==> flow/design.v <==
`timescale 1ns/1ns
module IF (
    input           clk,rst,sel,
    input   [31:0]  Shift_address,
    output  [31:0]  PC,
    output  [31:0]  PC_out);
    wire [31:0] PC1;
    assign PC_out = PC + 32'd1;
    mux2_1 mux (PC_out, Shift_address,sel,PC1);
    D_32 d1(PC1,PC,clk,rst);
endmodule
module IF_ID (
    input   [31:0]  in1,in2,
    input           clk,rst,flush,
    output  [31:0]  out1,out2);
    reg [31:0] instr;
    D_32 d1(in1,out1,clk,rst);
    always @ (posedge clk or posedge rst)
    begin
    if(rst==1)
    instr<=32'hFC000000;
    else if(flush)
    instr<=32'hFC000000;
    else
    instr<=in2;
    end
    assign out2 = instr;
endmodule
module ID (
    input       [31:0]  in1,WriteData,
    input               clk,rst,RegWrite,
    input       [4:0]   Destination,
    output      [31:0]  Data1,Data2,
    output      [31:0]  extend,
    output      [4:0]   Rd,Rs,Rt);
    assign extend = {{16{in1[15]}}, in1[15:0]};
    assign Rd = in1[15:11];
    assign Rs = in1[25:21];
    assign Rt = in1[20:16];
    RegFile File (clk,rst,RegWrite,in1[25:21],in1[20:16],Destination,WriteData,Data1,Data2);
endmodule
module control( Instruction, WB,MEM,EX);
    input [31:0] Instruction;
    output       MEM,WB;
    output [3:0] EX;
    reg     [1:0]   ALUOp;
    reg             ALUSrc,Branch,RegWrite,RegDst;
    always @(*) begin
        case(Instruction[31:26])
            6'b000000: begin
                ALUOp = 2'b10;
                ALUSrc = 0;
                Branch = 0;
                RegWrite = 1;
                RegDst = 1;
            end
            6'b000100: begin
                ALUOp = 2'b01;
                ALUSrc = 0;
                Branch = 1;
                RegWrite = 0;
                RegDst = 0;
            end
            6'b001000: begin
                ALUOp = 2'b00;
                ALUSrc = 1;
                Branch = 0;
                RegWrite = 1;
                RegDst = 0;
            end
            default: begin
                ALUOp = 2'b00;
                ALUSrc = 0;
                Branch = 0;
                RegWrite = 0;
                RegDst = 0;
            end
        endcase
    end
    assign WB = RegWrite;
    assign MEM = Branch;
    assign EX = {RegDst,ALUOp,ALUSrc};
endmodule
module RegFile(
    input           clk,reset,RegWrite,
    input   [4:0]   ReadReg1,ReadReg2,WriteReg,
    input   [31:0]  WriteData,
    output  [31:0]  ReadData1,ReadData2);
    wire [31:0] r[31:0];
    wire [31:0] enable;
    wire [31:0] out1,out2;
    genvar i;
    decoder d(WriteReg,enable);
    generate
    for(i=0;i<32;i=i+1) begin : regs
    dff_reg f(clk,reset,RegWrite & enable[i],WriteData,r[i]);
    end
    endgenerate
    assign out1 = r[ReadReg1];
    assign out2 = r[ReadReg2];
    assign ReadData1 = (RegWrite && WriteReg == ReadReg1) ? WriteData : out1;
    assign ReadData2 = (RegWrite && WriteReg == ReadReg2) ? WriteData : out2;
endmodule
module ID_EX (
    input   [31:0]  in1, in2, in3, in4,
    input   [4:0]   in5,in6,in7,
    input   [3:0]   ex_in,
    input           clk,rst,flush,mem_in,wb_in,
    output  [4:0]   Rd,Rs,Rt,
    output  [31:0]  A,B,Address,extend,
    output          mem_out,wb_out,ALUSrc,RegDst,
    output  [1:0]   ALUOp);
    D_32 d1(in1,A,clk,rst);
    D_32 d2(in2,B,clk,rst);
    D_32 d3(in3,Address,clk,rst);
    D_32 d4(in4,extend,clk,rst);
    D_5 d5(in5,Rd,clk,rst);
    D_5 d6(in6,Rs,clk,rst);
    D_5 d7(in7,Rt,clk,rst);
    d_ff     ff1     (.clk(clk),.rst(rst),.d(wb_in & ~flush),.q(wb_out));
    d_ff     ff3     (.clk(clk),.rst(rst),.d(mem_in & ~flush),.q(mem_out));
    d_ff     ff6     (.clk(clk),.rst(rst),.d(ex_in[0]),.q(ALUSrc));
    d_ff     ff8     (.clk(clk),.rst(rst),.d(ex_in[1]),.q(ALUOp[0]));
    d_ff     ff9     (.clk(clk),.rst(rst),.d(ex_in[2]),.q(ALUOp[1]));
    d_ff     ff10    (.clk(clk),.rst(rst),.d(ex_in[3]),.q(RegDst));
endmodule
module EX(
    input   [31:0]  pc,extended,reg1,reg2,data,wbdata,
    input           ALUSrc,RegDst,
    input   [1:0]   ALUOp,
    input   [4:0]   Rd,Rt,
    input   [1:0]   A,B,
    output  [31:0]  pc_in,alu_result,
    output  [4:0]   dst,
    output          zero);
    wire [31:0] ALUIn1,ALUIn2,ALUIn2_temp;
    wire op0,op1,op2;
    bit32ADD pc_add      (.in1(pc),.in2(extended<<2),.out(pc_in));
    mux2_1   mux_alu     (.in1(ALUIn2_temp),.in2(extended),.sel(ALUSrc),.out(ALUIn2));
    mux3_1   mux_alu_2   (.in1(reg2),.in2(data),.in3(wbdata),.sel(B),.out(ALUIn2_temp));
    mux3_1   mux_alu_1   (.in1(reg1),.in2(data),.in3(wbdata),.sel(A),.out(ALUIn1));
    MyALU    alu         (.in1(ALUIn1),.in2(ALUIn2),.op({op0|op2,op1}),.alu_result(alu_result),.zero(zero));
    ALU_ctrl ctrl        (.func(extended[5:0]),.alu_op0(ALUOp[0]),.alu_op1(ALUOp[1]),.op({op2,op1,op0}));
    assign dst = RegDst ? Rd : Rt;
endmodule
module MyALU(
    input [31:0] in1,in2,
    input [1:0] op,
    output [31:0] alu_result,
    output zero);
    wire [31:0] and_wire, or_wire, add_wire, sub_wire;
    bit32AND  and_op    (.in1(in1),.in2(in2),.out(and_wire));
    bit32OR   or_op     (.in1(in1),.in2(in2),.out(or_wire));
    bit32ADD  add_op    (.in1(in1),.in2(in2),.out(add_wire));
    bit32SUB  sub_op    (.in1(in1),.in2(in2),.out(sub_wire));
    bit32_4to1mux mux (.in1(and_wire),.in2(add_wire),.in3(or_wire),.in4(sub_wire),.sel(op),.out(alu_result));
    assign zero = (alu_result == 32'b0);
endmodule
module ALU_ctrl (func,alu_op0,alu_op1,op);
    input alu_op0,alu_op1;
    input [5:0] func;
    output [2:0] op;
    assign op[0] = (~alu_op1 & alu_op0) | (alu_op1 & func[1]);
    assign op[1] = (~func[2]) | (~alu_op1);
    assign op[2] = (func[1] & alu_op1) | alu_op0;
endmodule
module EX_MEM(
    input   [31:0]  pc_in,alu_result_in,
    input   [4:0]   dstreg_in,
    input           zero_in,clk,rst,flush,wb_in,mem_in,
    output  [31:0]  pc_out,alu_result_out,
    output  [4:0]   dstreg_out,
    output          zero_out,mem_out,wb_out);
    D_32   pc_reg              (.in(pc_in),.clk(clk),.rst(rst),.out(pc_out));
    D_32   alu_result_reg      (.in(alu_result_in),.clk(clk),.rst(rst),.out(alu_result_out));
    D_5    dstreg_reg          (.in(dstreg_in),.clk(clk),.rst(rst),.out(dstreg_out));
    d_ff   zero_reg            (.d(zero_in),.clk(clk),.rst(rst),.q(zero_out));
    d_ff   RegWrite_reg        (.d(wb_in & ~flush),.clk(clk),.rst(rst),.q(wb_out));
    d_ff   branch_reg          (.d(mem_in & ~flush),.clk(clk),.rst(rst),.q(mem_out));
endmodule
module MEM(
    input           branch,zero,
    output          PCSrc);
    and     g1          (PCSrc,branch,zero);
endmodule
module MEM_WB(
    input   [31:0]  alu_result_in,
    input   [4:0]   dstreg_in,
    input           clk,rst,wb_in,
    output  [31:0]  alu_result_out,
    output  [4:0]   dstreg_out,
    output          RegWrite);
    D_32   alu_result  (.in(alu_result_in),.clk(clk),.rst(rst),.out(alu_result_out));
    D_5    dstreg_reg  (.in(dstreg_in),.clk(clk),.rst(rst),.out(dstreg_out));
    d_ff   wb_reg      (.d(wb_in),.clk(clk),.rst(rst),.q(RegWrite));
endmodule
module WB(
    input   [31:0]  alu_result,
    output  [31:0]  write_data);
    assign write_data = alu_result;
endmodule
module hazard(input [4:0] Rs,Rt,Rd_mem,Rd_wb,
    input wb_mem,wb_wb,
    output reg [1:0] A,B);
    always @(*) begin
        if (wb_mem && Rs == Rd_mem)     A = 2'd1;
        else if (wb_wb && Rs == Rd_wb)  A = 2'd2;
        else                            A = 2'd0;
        if (wb_mem && Rt == Rd_mem)     B = 2'd1;
        else if (wb_wb && Rt == Rd_wb)  B = 2'd2;
        else                            B = 2'd0;
    end
endmodule
module mux2_1(in1,in2,sel,out);
    input [31:0] in1,in2;
    input sel;
    output reg [31:0]out;
    always @*
    begin
    case (sel)
    1'b0: out=in1;
    1'b1: out=in2;
    endcase
    end
endmodule
module mux3_1(in1,in2,in3,sel,out);
    input [31:0] in1,in2,in3;
    input [1:0] sel;
    output reg [31:0]out;
    always @*
    begin
    case (sel)
    2'd1: out=in2;
    2'd2: out=in3;
    default: out=in1;
    endcase
    end
endmodule
module bit32_4to1mux(
    output [31:0] out,
    input [31:0] in1,in2,in3,in4,
    input [1:0] sel);
    wire [31:0] out1,out2;
    mux2_1 mux1(.out(out1),.sel(sel[0]),.in1(in1),.in2(in2));
    mux2_1 mux2(.out(out2),.sel(sel[0]),.in1(in3),.in2(in4));
    mux2_1 mux3(.out(out),.sel(sel[1]),.in1(out1),.in2(out2));
endmodule
module bit32AND (
    output [31:0] out,
    input [31:0] in1,in2);
    assign {out}=in1 & in2;
endmodule
module bit32OR (
    output [31:0] out,
    input [31:0] in1,in2);
    assign {out}=in1 | in2;
endmodule
module bit32ADD (
    output [31:0] out,
    input [31:0] in1,in2);
    assign {out}=in1 + in2;
endmodule
module bit32SUB (
    output [31:0] out,
    input [31:0] in1,in2);
    assign {out}=in1 + (~in2) + 1;
endmodule
module d_ff(
    input d,clk,rst,
    output reg q);
    always @(posedge clk or posedge rst) begin
        if(rst)
            q <= 1'b0;
        else
            q <= d;
    end
endmodule
module D_32(in,out,clk,rst);
    input[31:0] in;
    input clk,rst;
    output reg [31:0] out;
    always @ (posedge clk or posedge rst)
    begin
    if(rst==1)
    out<=0;
    else
    out<=in;
    end
endmodule
module dff_reg(clk,rst,en,D,Q);
    input [31:0] D;
    input clk,rst,en;
    output reg [31:0]Q;
    always @(posedge clk or posedge rst)
    begin
    if(rst==1)
    Q<=32'd0;
    else if(en)
    Q<=D;
    end
endmodule
module D_5(in,out,clk,rst);
    input[4:0] in;
    input clk,rst;
    output reg [4:0] out;
    always @ (posedge clk or posedge rst)
    begin
    if(rst==1)
    out<=0;
    else
    out<=in;
    end
endmodule
module decoder(in,out);
    input [4:0] in;
    output [31:0] out;
    assign out = 32'd1 << in;
endmodule
module mips_top (
    input           clk,
    input           rst,
    output  [31:0]  imem_addr,
    input   [31:0]  imem_data,
    output          wb_en,
    output  [4:0]   wb_reg,
    output  [31:0]  wb_data);
    wire            flush;
    wire            PCSrc,RegWrite,ALUSrc,RegDst,zero_EXOut,zero_MEMIn,branch;
    wire    [1:0]   ALUOp;
    wire    [3:0]   EX_ctrl;
    wire            MEM_ctrl,MEM_ctrl1;
    wire            WB_ctrl,WB_ctrl1,WB_ctrl2;
    wire    [31:0]  Shift_address,WriteData;
    wire    [31:0]  Rs_IDOut,Rt_IDOut,Rs_EXIn,Rt_EXIn;
    wire    [31:0]  extended_IDOut,extended_EXIn;
    wire    [31:0]  instr_IDIn;
    wire    [31:0]  PC_IFOut,PC_IDIn,PC_EXIn,PC_EXOut;
    wire    [31:0]  ALUResult_EXOut,ALUResult_MEMIn,ALUResult_WBIn;
    wire    [1:0]   a,b;
    wire    [4:0]   WriteReg,Rs_out,Rt_out,Rd_addr_IDOut,Rs_Addr_ID_out,Rt_Addr_ID_out,Rd_addr_EXIn,Dst_EXOut,Rd_addr_MEMIn;
    IF      fetch   (.clk(clk),.rst(rst),.sel(PCSrc),.Shift_address(Shift_address),.PC_out(PC_IFOut),.PC(imem_addr));
    IF_ID   if_id   (.clk(clk),.rst(rst),.flush(flush),.in1(PC_IFOut),.in2(imem_data),.out1(PC_IDIn),.out2(instr_IDIn));
    ID      decode  (.clk(clk),.rst(rst),.in1(instr_IDIn),.WriteData(WriteData),.RegWrite(RegWrite),
                     .Destination(WriteReg),.Data1(Rs_IDOut),.Data2(Rt_IDOut),.extend(extended_IDOut),
                     .Rd(Rd_addr_IDOut),.Rs(Rs_out),.Rt(Rt_out));
    control ctrl    (.Instruction(instr_IDIn),.EX(EX_ctrl),.MEM(MEM_ctrl),.WB(WB_ctrl));
    ID_EX   id_ex   (.clk(clk),.rst(rst),.flush(flush),.in1(Rs_IDOut),.in2(Rt_IDOut),.in3(PC_IDIn),.in4(extended_IDOut),
                     .in5(Rd_addr_IDOut),.in6(Rs_out),.in7(Rt_out),.ex_in(EX_ctrl),.mem_in(MEM_ctrl),.wb_in(WB_ctrl),
                     .Rd(Rd_addr_EXIn),.A(Rs_EXIn),.B(Rt_EXIn),.Address(PC_EXIn),.extend(extended_EXIn),
                     .wb_out(WB_ctrl1),.mem_out(MEM_ctrl1),.ALUSrc(ALUSrc),.RegDst(RegDst),.ALUOp(ALUOp),
                     .Rs(Rs_Addr_ID_out),.Rt(Rt_Addr_ID_out));
    EX      execute (.pc(PC_EXIn),.extended(extended_EXIn),.reg1(Rs_EXIn),.reg2(Rt_EXIn),.ALUSrc(ALUSrc),.RegDst(RegDst),
                     .ALUOp(ALUOp),.Rd(Rd_addr_EXIn),.Rt(Rt_Addr_ID_out),.dst(Dst_EXOut),
                     .pc_in(PC_EXOut),.alu_result(ALUResult_EXOut),.zero(zero_EXOut),
                     .data(ALUResult_MEMIn),.wbdata(WriteData),.A(a),.B(b));
    EX_MEM  ex_mem  (.clk(clk),.rst(rst),.flush(flush),.pc_in(PC_EXOut),.alu_result_in(ALUResult_EXOut),.dstreg_in(Dst_EXOut),
                     .zero_in(zero_EXOut),.wb_in(WB_ctrl1),.mem_in(MEM_ctrl1),.pc_out(Shift_address),
                     .alu_result_out(ALUResult_MEMIn),.dstreg_out(Rd_addr_MEMIn),.zero_out(zero_MEMIn),.mem_out(branch),
                     .wb_out(WB_ctrl2));
    MEM     mem     (.PCSrc(PCSrc),.branch(branch),.zero(zero_MEMIn));
    MEM_WB  mem_wb  (.clk(clk),.rst(rst),.alu_result_in(ALUResult_MEMIn),.dstreg_in(Rd_addr_MEMIn),.wb_in(WB_ctrl2),
                     .alu_result_out(ALUResult_WBIn),.dstreg_out(WriteReg),.RegWrite(RegWrite));
    WB      WriteBack (.alu_result(ALUResult_WBIn),.write_data(WriteData));
    hazard  hz      (.Rs(Rs_Addr_ID_out),.Rt(Rt_Addr_ID_out),.Rd_mem(Rd_addr_MEMIn),.Rd_wb(WriteReg),
                     .wb_mem(WB_ctrl2),.wb_wb(RegWrite),.A(a),.B(b));
    assign flush = PCSrc;
    assign wb_en   = RegWrite;
    assign wb_reg  = WriteReg;
    assign wb_data = WriteData;
endmodule
Step by step through the tools: mips_top --
The steps from the RTL of mips_top to its reports follow in flow order. Lines are those of the file above, counted from 1. Operators carry their Yosys type and port widths (W data, S select, Z words). Library cell names are shortened. The mark - stands for no value.
Inputs: design top mips_top, clock input clk, library sky130hd, timing corner tt_025C_1v80

Word level --
Yosys after proc, flatten, opt, wreduce and memory -nomap, before mapping. Enables and synchronous resets that opt folds into registers are not counted as muxes. Print and check cells are not counted. Equal cells are merged and count once.
Bit counts: cells after elaboration 222, input port bits 34, register bits 1363, output and inout bits 70
Operators by class: $add $sub $neg 5, mux-type cells 22, bitwise gates (word level) 52, shift operators 1, equality and inequality tests 74, reductions and logical operators 11
Operators with widths (count):
- $pmux W32 S32 | 2
- $pmux W32 S2 | 7
- $eq A5 B5 Y1 const B | 32
- $add A32 B32 Y32 | 3
- $mux W32 | 3
- $eq A5 B4 Y1 const B | 16
- $add A32 B1 Y32 const B | 2
- $eq A5 B3 Y1 const B | 8
- $and A1 B1 Y1 | 39
- $shl A1 B5 Y32 const A | 1
- $and A32 B32 Y32 | 1
- $or A32 B32 Y32 | 1
- $not A32 Y32 | 1
- $logic_not A32 Y1 | 1
- $eq A5 B5 Y1 | 6
- $eq A5 B2 Y1 const B | 4
- $eq A5 B1 Y1 const B | 2
- $logic_not A5 Y1 | 2
- $mux W2 | 4
- $logic_and A1 B1 Y1 | 6
- $not A1 Y1 | 6
- $eq A6 B3 Y1 const B | 1
- $eq A6 B4 Y1 const B | 1
- $logic_not A6 Y1 | 1
- $mux W5 | 1
- $or A1 B1 Y1 | 4
- $eq A2 B1 Y1 const B | 2
- $eq A2 B2 Y1 const B | 2
Other operator kinds: 3; their cells: 6.

Logic depth --
Longest topological path by Yosys (ltp), each cell counted once; first at word level (registers and memories cut), then after technology mapping (sequential cells cut; the memories' decode and read muxes count).
Depth: word-level depth 13, ABC_AREA 0, depth in mapped cells 25, mapped depth without buffers 20

After synthesis --
The flow's flattened synthesis, as Yosys stat reports it; memories are mapped. The netlist is that of the ABC_AREA named above (0 if unset); the other value can give another one.
Cells by type:
- dfrtp_1 | count 1352, area in all 3.38E+04 um2
- mux2_2 | count 1061, area in all 1.19E+04 um2
- a221oi_1 | count 329, area in all 2.88E+03 um2
- a22o_1 | count 320, area in all 2.8E+03 um2
- a22oi_1 | count 322, area in all 2.42E+03 um2
- clkbuf_1 | count 448, area in all 1.68E+03 um2
- ha_1 | count 126, area in all 1.58E+03 um2
- nand4_1 | count 139, area in all 869.584 um2
- nor2_1 | count 227, area in all 852.067 um2
- a21oi_1 | count 166, area in all 830.797 um2
- o21ai_0 | count 142, area in all 710.682 um2
- mux2i_1 | count 70, area in all 700.672 um2
- nand2_1 | count 181, area in all 679.402 um2
- xnor2_1 | count 67, area in all 586.813 um2
- o32ai_1 | count 64, area in all 560.538 um2
- a211oi_1 | count 64, area in all 480.461 um2
- nand3_1 | count 93, area in all 465.446 um2
- inv_1 | count 118, area in all 442.925 um2
Not listed: further types 81, cells in them 519.
Synthesis totals: area of sequential cells 0.0339901 mm2, buffers 543, synthesis area 0.0680916 mm2, flip-flops 1358, cells in the netlist 5808
The figures by module come from a second, unflattened synthesis with its own total; it is not the netlist above.
Unflattened totals: cells (unflattened synthesis) 6303, area total of the unflattened synthesis 0.0783589 mm2
Rows give one instance, submodules left out.
Modules:
- dff_reg | area 0.0013488 mm2, cells 69, seq. area 0.0008008 mm2, times used 32
- RegFile | area 0.0147454 mm2, cells 2255, seq. area 0 mm2, times used 1
- D_32 | area 0.0008045 mm2, cells 33, seq. area 0.0008008 mm2, times used 9
- bit32ADD | area 0.0014989 mm2, cells 202, seq. area 0 mm2, times used 2
- mux2_1 | area 0.0005443 mm2, cells 36, seq. area 0 mm2, times used 5
- bit32SUB | area 0.001848 mm2, cells 264, seq. area 0 mm2, times used 1
- mux3_1 | area 0.0006369 mm2, cells 113, seq. area 0 mm2, times used 2
- IF_ID | area 0.0010335 mm2, cells 68, seq. area 0.0008083 mm2, times used 1
- IF | area 0.0006844 mm2, cells 96, seq. area 0 mm2, times used 1
- D_5 | area 0.0001289 mm2, cells 6, seq. area 0.0001251 mm2, times used 5
- ID | area 0.0003528 mm2, cells 47, seq. area 0 mm2, times used 1
- d_ff | area 0.0000288 mm2, cells 2, seq. area 0.000025 mm2, times used 10
- hazard | area 0.0002502 mm2, cells 30, seq. area 0 mm2, times used 1
- WB | area 0.0002402 mm2, cells 32, seq. area 0 mm2, times used 1
Further modules, not shown: 13.

Worst setup path after synthesis --
Source: OpenSTA report_checks on the synthesized netlist (no wires, ideal clock, input and output delay 20% of the period each), path of least setup slack; recovery checks are left aside. Register names are those of the netlist, which keeps one name where synthesis merged equal registers.
Timing after synthesis: path type register -> register, start register mem_wb.dstreg_reg.out[2], end register ex_mem.zero_reg.q, slack 2110 ps, period 8000 ps, launch time at the first pin 0 ps, path delay 5891 ps, buffers on the path 4, setup time 96 ps, stages 25, required time 7904 ps, arrival 5795 ps, synthesis period reached 5890 ps
"path delay" = arrival - input delay + setup time. "stages" counts driving pins, that of a launching flip-flop among them; a cell with two outputs on the path counts twice. "synthesis period reached" is the clock period less the worst setup slack; recovery checks do not enter. This is arithmetic on one report: input and output delays are still those of the set period (20% each). The rows between start and end are the longest chain of elaborated cells between them; the timing report does not say that the signal goes this way. Where chains are equally long, one stands for them. Each line given opens the expression or statement behind the cell; cells for indexed reads and writes are added by Yosys, which also makes memories of some case tables.
On the way, after synthesis: cells stage by stage dfrtp_1 > clkbuf_1 > clkbuf_1 > xor2_1 > nor4_1 > and3_1 > clkbuf_1 > buf_1 > mux2i_1 > o21ai_0 > inv_1 > ha_1 > ha_1 > or2_1 > a311oi_2 > nor4b_4 > nor2_4 > o41ai_2 > o211ai_1 > a31oi_1 > or4_1 > or4_1 > nor4_1 > nand4b_1 > nor4_2, cells in the longest elaborated chain 13, elaborated cells between the ends (all ways) 25, RTL lines with such cells 11, classes of those cells add/sub (3); eq/ne (6); mux (10); logic (3); reduce/logical (3)
RTL lines, path after synthesis:
- from (decl) | line 305 | output reg [4:0] out;
- from (assign) | line 309 | out<=0;
- from (assign) | line 311 | out<=in;
- $eq A5 B5 Y1 | line 210 | else if (wb_wb && Rt == Rd_wb)  B = 2'd2;
- $logic_and A1 B1 Y1 | line 210
- $mux W2 | line 210
- $mux W2 | line 209 | if (wb_mem && Rt == Rd_mem)     B = 2'd1;
- $eq A2 B2 Y1 | line 232 | case (sel)
- $pmux W32 S2 | line 232
- $pmux W32 S2 | line 220 | case (sel)
- $not A32 Y32 | line 266 | assign {out}=in1 + (~in2) + 1;
- $add A32 B32 Y32 | line 266
- $add A32 B1 Y32 | line 266
- $pmux W32 S2 x2 | line 220
- $logic_not A32 Y1 | line 157 | assign zero = (alu_result == 32'b0);
- to (assign) | line 273 | q <= 1'b0;
- to (assign) | line 275 | q <= d;
- to (decl) | line 270 | output reg q);
Nets of the timed path that keep an RTL name, with a line that drives or declares them; the list need not be complete.
Nets with RTL names, path after synthesis (line):
- ALUResult_EXOut[12] | 220

Worst path after layout --
Path of least setup slack in the final report of job 2 (OpenROAD, finished layout, wires in). Where an end is a register, its clock arrival counts in the times. The report prints the path's times to 10 ps; the period is as set.
Timing post-layout: path type register -> register, start register mem_wb.dstreg_reg.out[4], end register ex_mem.zero_reg.q, required time 7470 ps, setup time 90 ps, buffers on the path 2, stages 22, launch time at the first pin 810 ps, arrival 6450 ps, period 6770 ps, slack 1020 ps
The rows between start and end are the longest chain of elaborated cells between them; the timing report does not say that the signal goes this way. Where chains are equally long, one stands for them.
On the way, post-layout: cells stage by stage dfrtp_1 > buf_4 > xor2_1 > nor4_1 > and3_2 > buf_12 > mux2i_1 > a211oi_1 > a21oi_1 > ha_2 > nor2b_4 > or2_4 > a2111o_1 > o211a_1 > or3_1 > o31ai_1 > xnor2_1 > o21ai_0 > or4_1 > nor4_2 > nand4b_1 > nor4_2, cells in the longest elaborated chain 13, elaborated cells between the ends (all ways) 25, RTL lines with such cells 11, classes of those cells add/sub (3); eq/ne (6); mux (10); logic (3); reduce/logical (3)
RTL lines, path post-layout:
- from (decl) | line 305 | output reg [4:0] out;
- from (assign) | line 309 | out<=0;
- from (assign) | line 311 | out<=in;
- $eq A5 B5 Y1 | line 210 | else if (wb_wb && Rt == Rd_wb)  B = 2'd2;
- $logic_and A1 B1 Y1 | line 210
- $mux W2 | line 210
- $mux W2 | line 209 | if (wb_mem && Rt == Rd_mem)     B = 2'd1;
- $eq A2 B2 Y1 | line 232 | case (sel)
- $pmux W32 S2 | line 232
- $pmux W32 S2 | line 220 | case (sel)
- $not A32 Y32 | line 266 | assign {out}=in1 + (~in2) + 1;
- $add A32 B32 Y32 | line 266
- $add A32 B1 Y32 | line 266
- $pmux W32 S2 x2 | line 220
- $logic_not A32 Y1 | line 157 | assign zero = (alu_result == 32'b0);
- to (assign) | line 273 | q <= 1'b0;
- to (assign) | line 275 | q <= d;
- to (decl) | line 270 | output reg q);
Nets of the timed path that keep an RTL name, with a line that drives or declares them; the list need not be complete.
Nets with RTL names, path post-layout (line):
- ALUResult_EXOut[17] | 220

--- measured runs ---
Design mips_top on sky130hd. What follows are 2 stored runs of the flow, each under its own settings; their order means nothing. The constraints put input and output delay at 20% of the set period each and load the outputs with 0.01 pF.
"achieved period" means the clock period less the worst setup slack. The figure is calculated, with input and output delays left at 20% of the set period.
"worst setup path time": the worst setup path's part of the clock period (all of it between registers, 20% less for each end at a port) less its slack. A launch clock that arrives late makes it longer, a capture clock that arrives late makes it shorter.
By "power consumption" is meant OpenSTA's value without simulated activity: inputs other than the clock are taken to toggle once in ten clock periods, and the tool carries that through the logic.
"worst setup path time" is known to 10 ps.

* Job 1 | settings: CAP_MARGIN 20; CELL_PAD_IN_SITES_DETAIL_PLACEMENT 2; CORE_MARGIN 10; CORE_UTILIZATION 28; CTS_CLUSTER_SIZE 77; MAX_ROUTING_LAYER met4; PLACE_DENSITY 0.73; SETUP_SLACK_MARGIN -0.26; period_ns 3.97; SLEW_MARGIN 20 | not finished: routing ended with error GRT-0232
* Job 2 | settings: CORE_UTILIZATION 40; PLACE_DENSITY 0.6; SETUP_SLACK_MARGIN 0.7; period_ns 6.77; CAP_MARGIN 20; CORE_MARGIN 2; SLEW_MARGIN 20 | results: achieved period 5750 ps; die area 0.173547 mm2; worst setup slack after layout 1020 ps; smallest hold slack 341 ps; standard-cell area after routing 0.0775306 mm2; worst setup path time 5750 ps; type of the worst setup path register -> register; power consumption 18491 µW; Yosys chip area after synthesis 0.0680916 mm2; total negative slack on setup checks 0 ps; final utilization 45.8%
--- end ---
